==> flow/design.v <==
module cpu #(  
	parameter ADDR_W = 12,
	parameter INST_W = 32,
	parameter DATA_W = 11
)(
    input                   i_clk,
    input                   i_rst_n,
    input                   i_i_valid_inst,  
    input  [ INST_W-1 : 0 ] i_i_inst,        
    input                   i_d_valid_data,  
    input  [ DATA_W-1 : 0 ] i_d_data,        
    output                  o_i_valid_addr,  
    output [ ADDR_W-1 : 0 ] o_i_addr,        
    output [ DATA_W-1 : 0 ] o_d_w_data,      
    output [ ADDR_W-1 : 0 ] o_d_w_addr,      
    output [ ADDR_W-1 : 0 ] o_d_r_addr,      
    output                  o_d_MemRead,     
    output                  o_d_MemWrite,    
    output                  o_finish
);
localparam ALU_ADD = 3'd0, ALU_SUB = 3'd1, ALU_XOR = 3'd2, ALU_OR = 3'd3,
           ALU_AND = 3'd4, ALU_SLL = 3'd5, ALU_SRL = 3'd6;
integer i;
reg  [ADDR_W-1:0] pc_r;
reg               o_i_valid_addr_r;
reg               branch_r;           
reg               stall_r;            
reg  [INST_W-1:0] hold_inst_r;
reg               done_r, done2_r, o_finish_r;
reg               rd_write_id_r, mem_read_id_r, mem_write_id_r, alu_src_id_r;
reg  [2:0]        alu_ctr_r;
reg  [4:0]        rs1_id_r, rs2_id_r, rd_id_r;
reg  [DATA_W-1:0] rs1_value_r, rs2_value_r;
reg  [ADDR_W-1:0] imm_r;
reg               rd_write_ex_r, mem_read_ex_r;
reg  [4:0]        rd_ex_r;
reg  [DATA_W-1:0] alu_out_r;
reg  [ADDR_W-1:0] o_d_addr_r;
reg  [DATA_W-1:0] o_d_data_r;
reg               o_d_MemRead_r, o_d_MemWrite_r;
reg               rd_write_mem_r, mem_read_mem_r;
reg  [4:0]        rd_mem_r;
reg  [DATA_W-1:0] alu_out_mem_r;
reg  [DATA_W-1:0] reg_file_r [1:31];
assign o_i_valid_addr = o_i_valid_addr_r;
assign o_i_addr       = pc_r;
assign o_d_w_addr     = o_d_addr_r;
assign o_d_r_addr     = o_d_addr_r;
assign o_d_w_data     = o_d_data_r;
assign o_d_MemRead    = o_d_MemRead_r;
assign o_d_MemWrite   = o_d_MemWrite_r;
assign o_finish       = o_finish_r;
wire [DATA_W-1:0] write_back_data = mem_read_mem_r ? i_d_data : alu_out_mem_r;
wire [INST_W-1:0] inst     = stall_r ? hold_inst_r : i_i_inst;
wire              id_valid = (stall_r | (i_i_valid_inst & ~branch_r)) & ~done_r;
wire [6:0] opcode = inst[6:0];
wire [4:0] rd     = inst[11:7];
wire [2:0] func_3 = inst[14:12];
wire [4:0] rs1    = inst[19:15];
wire [4:0] rs2    = inst[24:20];
wire [6:0] func_7 = inst[31:25];
wire [ADDR_W-1:0] imm_i = inst[31:20];
wire [ADDR_W-1:0] imm_s = {inst[31:25], inst[11:7]};
wire [ADDR_W-1:0] bta   = {inst[7], inst[30:25], inst[11:8], 1'b0};
wire op_ld  = (opcode == 7'b0000011);
wire op_sd  = (opcode == 7'b0100011);
wire op_br  = (opcode == 7'b1100011) && (func_3[2:1] == 2'b00);
wire op_imm = (opcode == 7'b0010011) && (func_3 != 3'b010) && (func_3 != 3'b011);
wire op_r   = (opcode == 7'b0110011) &&
              ((func_7 == 7'b0100000) ||
               ((func_7 == 7'b0000000) && (func_3 != 3'b001) && (func_3 != 3'b010) &&
                (func_3 != 3'b011) && (func_3 != 3'b101)));
wire op_eof = &inst;
wire use_rs1 = op_ld | op_sd | op_br | op_imm | op_r;
wire use_rs2 = op_sd | op_br | op_r;
wire wr_rd   = (op_ld | op_imm | op_r) && (rd != 5'd0);
reg [2:0] alu_ctr_w;
always @(*) begin
    alu_ctr_w = ALU_ADD;
    if (op_r && func_7[5]) alu_ctr_w = ALU_SUB;
    else if (op_r || op_imm) begin
        case (func_3)
            3'b100:  alu_ctr_w = ALU_XOR;
            3'b110:  alu_ctr_w = ALU_OR;
            3'b111:  alu_ctr_w = ALU_AND;
            3'b001:  alu_ctr_w = ALU_SLL;
            3'b101:  alu_ctr_w = ALU_SRL;
            default: alu_ctr_w = ALU_ADD;
        endcase
    end
end
reg [DATA_W-1:0] rs1_value, rs2_value;
always @(*) begin
    if (rs1 == 5'd0)                               rs1_value = 0;
    else if (rd_write_ex_r && !mem_read_ex_r && rd_ex_r == rs1) rs1_value = alu_out_r;
    else if (rd_write_mem_r && rd_mem_r == rs1)    rs1_value = write_back_data;
    else                                           rs1_value = reg_file_r[rs1];
    if (rs2 == 5'd0)                               rs2_value = 0;
    else if (rd_write_ex_r && !mem_read_ex_r && rd_ex_r == rs2) rs2_value = alu_out_r;
    else if (rd_write_mem_r && rd_mem_r == rs2)    rs2_value = write_back_data;
    else                                           rs2_value = reg_file_r[rs2];
end
wire hit_id1  = use_rs1 && (rs1 != 5'd0) && (rs1 == rd_id_r);
wire hit_id2  = use_rs2 && (rs2 != 5'd0) && (rs2 == rd_id_r);
wire hit_ex1  = use_rs1 && (rs1 != 5'd0) && (rs1 == rd_ex_r);
wire hit_ex2  = use_rs2 && (rs2 != 5'd0) && (rs2 == rd_ex_r);
wire stall_w  = id_valid && (
                  (rd_write_id_r && mem_read_id_r && (hit_id1 || hit_id2)) ||       
                  (op_br && rd_write_id_r && (hit_id1 || hit_id2)) ||               
                  (op_br && rd_write_ex_r && mem_read_ex_r && (hit_ex1 || hit_ex2)));  
wire issue    = id_valid && !stall_w;
wire br_taken = issue && op_br && ((rs1_value == rs2_value) ^ func_3[0]);
wire [ADDR_W-1:0] id_pc = pc_r - 4;
reg [DATA_W-1:0] alu_in_1, alu_in_2;
always @(*) begin
    if (rd_write_ex_r && rd_ex_r == rs1_id_r)         alu_in_1 = alu_out_r;
    else if (rd_write_mem_r && rd_mem_r == rs1_id_r)  alu_in_1 = write_back_data;
    else                                              alu_in_1 = rs1_value_r;
    if (rd_write_ex_r && rd_ex_r == rs2_id_r)         alu_in_2 = alu_out_r;
    else if (rd_write_mem_r && rd_mem_r == rs2_id_r)  alu_in_2 = write_back_data;
    else                                              alu_in_2 = rs2_value_r;
end
wire [ADDR_W-1:0] opb  = alu_src_id_r ? imm_r : {alu_in_2[DATA_W-1], alu_in_2};
wire [ADDR_W-1:0] sum  = {alu_in_1[DATA_W-1], alu_in_1} + opb;
reg  [DATA_W-1:0] alu_out_w;
always @(*) begin
    case (alu_ctr_r)
        ALU_SUB: alu_out_w = alu_in_1 - alu_in_2;
        ALU_XOR: alu_out_w = alu_in_1 ^ opb[DATA_W-1:0];
        ALU_OR:  alu_out_w = alu_in_1 | opb[DATA_W-1:0];
        ALU_AND: alu_out_w = alu_in_1 & opb[DATA_W-1:0];
        ALU_SLL: alu_out_w = alu_in_1 << opb[4:0];
        ALU_SRL: alu_out_w = alu_in_1 >> opb[4:0];
        default: alu_out_w = sum[DATA_W-1:0];
    endcase
end
always @(posedge i_clk or negedge i_rst_n) begin
    if (~i_rst_n) begin
        pc_r             <= 0;
        o_i_valid_addr_r <= 0;
        branch_r         <= 0;
        stall_r          <= 0;
        hold_inst_r      <= 0;
        done_r           <= 0;
        done2_r          <= 0;
        o_finish_r       <= 0;
        rd_write_id_r    <= 0;
        mem_read_id_r    <= 0;
        mem_write_id_r   <= 0;
        alu_src_id_r     <= 0;
        alu_ctr_r        <= 0;
        rs1_id_r         <= 0;
        rs2_id_r         <= 0;
        rd_id_r          <= 0;
        rs1_value_r      <= 0;
        rs2_value_r      <= 0;
        imm_r            <= 0;
        rd_write_ex_r    <= 0;
        mem_read_ex_r    <= 0;
        rd_ex_r          <= 0;
        alu_out_r        <= 0;
        o_d_addr_r       <= 0;
        o_d_data_r       <= 0;
        o_d_MemRead_r    <= 0;
        o_d_MemWrite_r   <= 0;
        rd_write_mem_r   <= 0;
        mem_read_mem_r   <= 0;
        rd_mem_r         <= 0;
        alu_out_mem_r    <= 0;
        for (i = 1; i < 32; i = i + 1)
            reg_file_r[i] <= 0;
    end else begin
        o_i_valid_addr_r <= 1'b1;
        if (br_taken)
            pc_r <= id_pc + bta;
        else if (o_i_valid_addr_r && !stall_w)
            pc_r <= pc_r + 4;
        branch_r    <= br_taken;
        stall_r     <= stall_w;
        hold_inst_r <= inst;
        if (issue && op_eof) done_r <= 1'b1;
        done2_r    <= done_r;
        o_finish_r <= done2_r;
        rd_write_id_r  <= issue && wr_rd;
        mem_read_id_r  <= issue && op_ld;
        mem_write_id_r <= issue && op_sd;
        alu_src_id_r   <= !op_r;
        alu_ctr_r      <= alu_ctr_w;
        rs1_id_r       <= use_rs1 ? rs1 : 5'd0;
        rs2_id_r       <= use_rs2 ? rs2 : 5'd0;
        rd_id_r        <= wr_rd ? rd : 5'd0;
        rs1_value_r    <= rs1_value;
        rs2_value_r    <= rs2_value;
        imm_r          <= op_sd ? imm_s : imm_i;
        rd_write_ex_r  <= rd_write_id_r;
        mem_read_ex_r  <= mem_read_id_r;
        rd_ex_r        <= rd_id_r;
        alu_out_r      <= alu_out_w;
        o_d_addr_r     <= sum;
        o_d_data_r     <= alu_in_2;
        o_d_MemRead_r  <= mem_read_id_r;
        o_d_MemWrite_r <= mem_write_id_r;
        rd_write_mem_r <= rd_write_ex_r;
        mem_read_mem_r <= mem_read_ex_r;
        rd_mem_r       <= rd_ex_r;
        alu_out_mem_r  <= alu_out_r;
        if (rd_write_mem_r)
            reg_file_r[rd_mem_r] <= write_back_data;
    end
end
endmodule
# Step by step through the tools: cpu
# Module cpu before and after one edit of its RTL, step after step.
# Lines under "orig" count in the file above, lines under "edited" in the edited file.
# "diff": "edited" minus "orig" as printed here. "change_rel_pct": 100 x difference / "orig".
# Cell names lack the library's common part.
# The mark - stands for no value.
dict set report setup {
  design {cpu}
  clk_port {i_clk}
  lib {sky130hd}
  corner {tt_025C_1v80}
}

# The edit
# Unified diff, file above to edited file.
# The edited RTL no longer does the same as the RTL above: the edit was made by script, with no optimisation intended.
# begin of diff
@@ -103,5 +103,5 @@
 wire hit_id1  = use_rs1 && (rs1 != 5'd0) && (rs1 == rd_id_r);
 wire hit_id2  = use_rs2 && (rs2 != 5'd0) && (rs2 == rd_id_r);
-wire hit_ex1  = use_rs1 && (rs1 != 5'd0) && (rs1 == rd_ex_r);
+wire hit_ex1  = use_rs1 && (rs1 != 5'd0) && (rs1 >= rd_ex_r);
 wire hit_ex2  = use_rs2 && (rs2 != 5'd0) && (rs2 == rd_ex_r);
 wire stall_w  = id_valid && (
# end of diff

# Elaborated design
# Counts by Yosys on the flattened word-level netlist (proc, flatten, opt, wreduce). Print and check cells are left out.
# item orig edited diff change_rel_pct
set bits {}
lappend bits {ff_bits 507 507 0 0.00}
lappend bits {input_bits 47 47 0 0.00}
lappend bits {out_inout_bits 51 51 0 0.00}
lappend bits {elab_cells 327 327 0 0.00}
# item orig edited diff change_rel_pct
set op_classes {}
lappend op_classes {addsub 5 5 0 0.00}
lappend op_classes {cmp 0 1 1 -}
lappend op_classes {n_eq 127 126 -1 -0.79}
lappend op_classes {shift 2 2 0 0.00}
lappend op_classes {mux 25 25 0 0.00}
lappend op_classes {n_logic 17 17 0 0.00}
lappend op_classes {reduce_logical 90 90 0 0.00}
# operator orig edited diff change_rel_pct
set op_table {}
lappend op_table {{5-bit == test} 12 11 -1 -8.33}
lappend op_table {{5-bit >= comparator} 0 1 1 -}
# Operator kinds equal on both sides are left out: 47.

# Logic depth
# Yosys ltp: most cells in a row. Word level: on the elaborated netlist, between registers, memories and ports. Mapped: between sequential cells and ports; inverters and the memories' decode and read muxes count.
# item orig edited diff change_rel_pct
set logic_depth {}
lappend logic_depth {ltp_word 21 21 0 0.00}
lappend logic_depth {ABC_AREA 0 0 - -}
lappend logic_depth {mapped_depth 25 25 0 0.00}
lappend logic_depth {ltp_nobuf 22 22 0 0.00}

# Synthesis result
# The flow's flattened synthesis, as Yosys stat reports it; memories are mapped. The netlist is that of the ABC_AREA named above (0 if unset); the other value can give another one.
# item orig edited diff change_rel_pct
set mapped {}
lappend mapped {cells 3206 3221 15 0.47}
lappend mapped {area_um2 28637.5 28723.8 86.3 0.30}
lappend mapped {sequential_area_um2 12562.0 12562.0 0.0 0.00}
lappend mapped {ff_cells 502 502 0 0.00}
lappend mapped {buffers 249 245 -4 -1.61}
# cell_type orig edited diff change_rel_pct
set types {}
lappend types {nand3_1 97 66 -31 -31.96}
lappend types {a221oi_1 25 54 29 116.00}
lappend types {o21ai_0 248 273 25 10.08}
lappend types {a22oi_1 128 103 -25 -19.53}
lappend types {nor3_1 33 57 24 72.73}
lappend types {nand2_1 335 357 22 6.57}
lappend types {a21oi_1 286 268 -18 -6.29}
lappend types {a22o_1 38 52 14 36.84}
lappend types {a32oi_1 36 23 -13 -36.11}
lappend types {o2111ai_1 5 17 12 240.00}
lappend types {o22ai_1 50 39 -11 -22.00}
lappend types {nand4_1 21 32 11 52.38}
lappend types {nor2_1 333 323 -10 -3.00}
lappend types {nor2b_1 5 14 9 180.00}
lappend types {clkbuf_1 175 183 8 4.57}
lappend types {xnor2_1 69 61 -8 -11.59}
lappend types {a32o_1 19 11 -8 -42.11}
lappend types {a31oi_1 19 12 -7 -36.84}
# Cell types equal on both sides are left out: 12.
# The list need not be complete.

# Worst setup path after synthesis
# Source: OpenSTA report_checks on the synthesized netlist (no wires, ideal clock, input and output delay 20% of the period each), path of least setup slack; recovery checks are left aside. Register names are those of the netlist, which keeps one name where synthesis merged equal registers.
# item orig edited diff change_rel_pct
set synth_timing {}
lappend synth_timing {path_kind {input to register} {input to register} - -}
lappend synth_timing {startpoint {in i_d_data[0]} {in i_i_inst[19]} - -}
lappend synth_timing {endpoint {reg alu_out_r[10]} {reg pc_r[1]} - -}
lappend synth_timing {tclk_ns 10.0 10.0 0.0 0.00}
lappend synth_timing {in_delay_ns 2.000 2.000 0.000 0.00}
lappend synth_timing {setup_ns 0.082 0.128 0.046 -}
lappend synth_timing {t_first_pin_ns 2.000 2.000 0.000 0.00}
lappend synth_timing {arrival_ns 5.720 5.806 0.086 1.50}
lappend synth_timing {t_required_ns 9.918 9.872 -0.046 -0.46}
lappend synth_timing {slack_ns 4.198 4.066 -0.132 -}
lappend synth_timing {path_delay_ns 3.802 3.934 0.132 3.47}
lappend synth_timing {driving_pins 21 18 -3 -14.29}
lappend synth_timing {n_path_buf 2 3 1 50.00}
lappend synth_timing {synth_period_reached_ns 5.802 5.934 0.132 2.28}
# "path_delay_ns" is the arrival time less input delay plus setup time.
# "driving_pins": output pins that drive a net of the path, with the launching flip-flop's if there is one; two outputs of one cell count as two.
# "synth_period_reached_ns" = period - worst setup slack (recovery checks aside). The figure is calculated, with input and output delays left at 20% of the set period.
# Between the ends stands the longest chain of elaborated cells between them, by number of cells; it is not shown to be the way that was timed. Of several equally long chains one is given.
# A line is the first line of the expression or statement that the cell stems from. Yosys adds cells for indexed reads and writes and turns some case tables into memories.
# A register here has more assigning lines than the two given.
dict set report synth_via_orig {
  cell_sequence {mux2_2 > mux2i_1 > o21ai_0 > mux2i_1 > clkbuf_1 > clkbuf_1 > inv_1 > ha_1 > fa_1 > a21oi_1 > nor2_1 > nor2_1 > o21bai_1 > a21oi_1 > o21bai_1 > a21oi_1 > o21bai_1 > a21oi_1 > xnor2_1 > nor2_1 > a31oi_1}
  elab_chain_len 6
  cone_cells 11
  cone_lines 11
  classes_between {add/sub: 2; shift: 2; mux: 7}
}
# item line
set synth_lines_orig {}
lappend synth_lines_orig {{from (decl)} 11} ;# input  [ DATA_W-1 : 0 ] i_d_data,
lappend synth_lines_orig {{11-bit 2-to-1 mux} 53} ;# wire [DATA_W-1:0] write_back_data = mem_read_mem_r ? i_d_data : alu_out_mem_r;
lappend synth_lines_orig {{11-bit 2-to-1 mux} 120} ;# else if (rd_write_mem_r && rd_mem_r == rs2_id_r)  alu_in_2 = write_back_data;
lappend synth_lines_orig {{11-bit 2-to-1 mux} 119} ;# if (rd_write_ex_r && rd_ex_r == rs2_id_r)         alu_in_2 = alu_out_r;
lappend synth_lines_orig {{12-bit 2-to-1 mux} 123} ;# wire [ADDR_W-1:0] opb  = alu_src_id_r ? imm_r : {alu_in_2[DATA_W-1], alu_in_2};
lappend synth_lines_orig {{12-bit adder} 124} ;# wire [ADDR_W-1:0] sum  = {alu_in_1[DATA_W-1], alu_in_1} + opb;
lappend synth_lines_orig {{11-bit case mux with 6-bit select} 127} ;# case (alu_ctr_r)
lappend synth_lines_orig {{to (assign)} 161} ;# alu_out_r        <= 0;
lappend synth_lines_orig {{to (assign)} 198} ;# alu_out_r      <= alu_out_w;
lappend synth_lines_orig {{to (decl)} 37} ;# reg  [DATA_W-1:0] alu_out_r;
# Some nets on the timed path still bear RTL names; the line given drives or declares the net.
# net line
set synth_nets_orig {}
lappend synth_nets_orig {alu_in_2[0] 119}
lappend synth_nets_orig {sum[10] 124}
dict set report synth_via_edited {
  cell_sequence {clkbuf_1 > mux2i_2 > inv_1 > buf_2 > buf_1 > ha_1 > and4_1 > nand3_1 > and2_1 > o31ai_1 > a221oi_1 > o2111ai_1 > o21ai_0 > xnor2_1 > nand4_1 > nor4_2 > mux2i_2 > mux2_1}
  elab_chain_len 14
  cone_cells 65
  classes_between {compare: 1; eq/ne: 35; mux: 7; logic: 1; reduce/logical: 21}
}
# item line
set synth_lines_edited {}
lappend synth_lines_edited {{from (decl)} 9} ;# input  [ INST_W-1 : 0 ] i_i_inst,
lappend synth_lines_edited {{32-bit 2-to-1 mux} 54} ;# wire [INST_W-1:0] inst     = stall_r ? hold_inst_r : i_i_inst;
lappend synth_lines_edited {{5-bit nonzero test} 103} ;# wire hit_id1  = use_rs1 && (rs1 != 5'd0) && (rs1 == rd_id_r);
lappend synth_lines_edited {{1-bit logical AND x2} 103}
lappend synth_lines_edited {{1-bit logical OR} 108} ;# (rd_write_id_r && mem_read_id_r && (hit_id1 || hit_id2)) ||
lappend synth_lines_edited {{1-bit logical AND} 108}
lappend synth_lines_edited {{1-bit logical OR x2} 108}
lappend synth_lines_edited {{1-bit logical AND} 107} ;# wire stall_w  = id_valid && (
lappend synth_lines_edited {{1-bit zero test} 111} ;# wire issue    = id_valid && !stall_w;
lappend synth_lines_edited {{1-bit logical AND} 111}
lappend synth_lines_edited {{1-bit logical AND x2} 112} ;# wire br_taken = issue && op_br && ((rs1_value == rs2_value) ^ func_3[0]);
lappend synth_lines_edited {{12-bit 2-to-1 mux} 174} ;# if (br_taken)
lappend synth_lines_edited {{to (assign)} 175} ;# pc_r <= id_pc + bta;
lappend synth_lines_edited {{to (assign)} 177} ;# pc_r <= pc_r + 4;
lappend synth_lines_edited {{to (decl)} 24} ;# reg  [ADDR_W-1:0] pc_r;
# net line
set synth_nets_edited {}
lappend synth_nets_edited {inst[19] 54}

# Timing after layout
# From the final timing report of each run of pair 1: the path of least setup slack in the routed layout; clock arrival at registers is part of the times.
# item orig edited diff change_rel_pct
set layout_timing {}
lappend layout_timing {path_kind {input to register} {input to register} - -}
lappend layout_timing {startpoint {in i_i_inst[18]} {in i_i_inst[16]} - -}
lappend layout_timing {endpoint {reg pc_r[1]} {reg pc_r[2]} - -}
lappend layout_timing {tclk_ns 10.0 10.0 0.0 0.00}
lappend layout_timing {in_delay_ns 2.00 2.00 0.00 0.00}
lappend layout_timing {setup_ns 0.11 0.11 0.00 -}
lappend layout_timing {t_first_pin_ns 2.00 2.00 0.00 0.00}
lappend layout_timing {arrival_ns 8.06 8.23 0.17 2.11}
lappend layout_timing {t_required_ns 10.51 10.50 -0.01 -0.10}
lappend layout_timing {slack_ns 2.45 2.27 -0.18 -}
lappend layout_timing {driving_pins 14 15 1 7.14}
lappend layout_timing {n_path_buf 2 1 -1 -50.00}
# A register here has more assigning lines than the two given.
dict set report layout_via_orig {
  cell_sequence {clkdlybuf4s50_1 > and3b_1 > or2_1 > buf_4 > a22oi_1 > o22ai_1 > or4_1 > nor4_1 > a2111oi_2 > xnor2_1 > nand4_1 > nor3_4 > mux2i_2 > mux2_2}
  cone_cells 65
  classes_between {eq/ne: 36; mux: 7; logic: 1; reduce/logical: 21}
}
# item line
set layout_lines_orig {}
lappend layout_lines_orig {{from (decl)} 9} ;# input  [ INST_W-1 : 0 ] i_i_inst,
lappend layout_lines_orig {{to (assign)} 175} ;# pc_r <= id_pc + bta;
lappend layout_lines_orig {{to (assign)} 177} ;# pc_r <= pc_r + 4;
lappend layout_lines_orig {{to (decl)} 24} ;# reg  [ADDR_W-1:0] pc_r;
# orig: Chain of elaborated cells between the ends: none given.
# Some nets on the timed path still bear RTL names; the line given drives or declares the net.
# net line
set layout_nets_orig {}
lappend layout_nets_orig {rs1_value[6] 94} ;# if (rs1 == 5'd0)                               rs1_value = 0;
dict set report layout_via_edited {
  cell_sequence {clkdlybuf4s50_1 > mux2i_1 > inv_1 > ha_1 > and4_1 > nand3_1 > and2_1 > o21ai_0 > nor4_1 > a21boi_1 > xnor2_1 > nand4_1 > nor4_2 > mux2i_2 > mux2_1}
  cone_cells 65
  classes_between {compare: 1; eq/ne: 35; mux: 7; logic: 1; reduce/logical: 21}
}
# item line
set layout_lines_edited {}
lappend layout_lines_edited {{from (decl)} 9} ;# input  [ INST_W-1 : 0 ] i_i_inst,
lappend layout_lines_edited {{to (assign)} 175} ;# pc_r <= id_pc + bta;
lappend layout_lines_edited {{to (assign)} 177} ;# pc_r <= pc_r + 4;
lappend layout_lines_edited {{to (decl)} 24} ;# reg  [ADDR_W-1:0] pc_r;
# edited: Chain of elaborated cells between the ends: none given.
# net line
set layout_nets_edited {}
lappend layout_nets_edited {inst[16] 54} ;# wire [INST_W-1:0] inst     = stall_r ? hold_inst_r : i_i_inst;
lappend layout_nets_edited {rs1_value[1] 94} ;# if (rs1 == 5'd0)                               rs1_value = 0;

# Layout results
# Both versions went through the flow (Yosys, OpenROAD) with the same settings in each pair. Constraints: input delay and output delay 20% of the set period each, output load 0.01 pF.
dict set report settings_pair_1 {
  CORE_UTILIZATION 40
  period_ns 10.0
  CAP_MARGIN 20
  CORE_MARGIN 2
  SLEW_MARGIN 20
}
# item orig edited diff change_rel_pct
set results_pair_1 {}
lappend results_pair_1 {yosys.chip_area_um2 28637.5 28723.8 86.3 0.30}
lappend results_pair_1 {die_footprint_um2 73750.3 73967.7 217.4 0.29}
lappend results_pair_1 {stdcell_area_um2 32745.2 32869.0 123.8 0.38}
lappend results_pair_1 {final_util_frac 0.46 0.461 0.001 -}
lappend results_pair_1 {setup_worst_slack_ns 2.452 2.273 -0.179 -}
lappend results_pair_1 {final_setup_tns_ns 0.000 0.000 0.000 -}
lappend results_pair_1 {worst_hold_slack_ns 0.347 0.354 0.007 -}
lappend results_pair_1 {total_power_uw 6039 6118 79 1.31}
lappend results_pair_1 {achieved_period_ns 7.548 7.727 0.179 2.37}
dict set report settings_pair_2 {
  CAP_MARGIN 20
  CORE_UTILIZATION 48
  CTS_CLUSTER_DIAMETER 203
  GPL_TIMING_DRIVEN 0
  HOLD_SLACK_MARGIN 0.15
  MAX_ROUTING_LAYER {met5}
  PLACE_DENSITY_LB_ADDON 0.13
  SETUP_SLACK_MARGIN 0.38
  SLEW_MARGIN 10
  period_ns 11.9
  CORE_MARGIN 2
}
# item orig edited diff change_rel_pct
set results_pair_2 {}
lappend results_pair_2 {yosys.chip_area_um2 28637.5 28723.8 86.3 0.30}
lappend results_pair_2 {die_footprint_um2 61630.5 61814.4 183.9 0.30}
lappend results_pair_2 {stdcell_area_um2 33734.9 33359.5 -375.4 -1.11}
lappend results_pair_2 {final_util_frac 0.572 0.564 -0.008 -}
lappend results_pair_2 {setup_worst_slack_ns 3.265 0.468 -2.797 -}
lappend results_pair_2 {final_setup_tns_ns 0.000 0.000 0.000 -}
lappend results_pair_2 {worst_hold_slack_ns 0.347 0.352 0.005 -}
lappend results_pair_2 {total_power_uw 5468 5414 -54 -0.99}
lappend results_pair_2 {achieved_period_ns 8.635 11.432 2.797 32.39}
# "achieved_period_ns" = clock period - worst setup slack. The figure is calculated, with input and output delays left at 20% of the set period.
# "total_power_uw" is the tool's figure for a default switching activity; nothing was simulated.
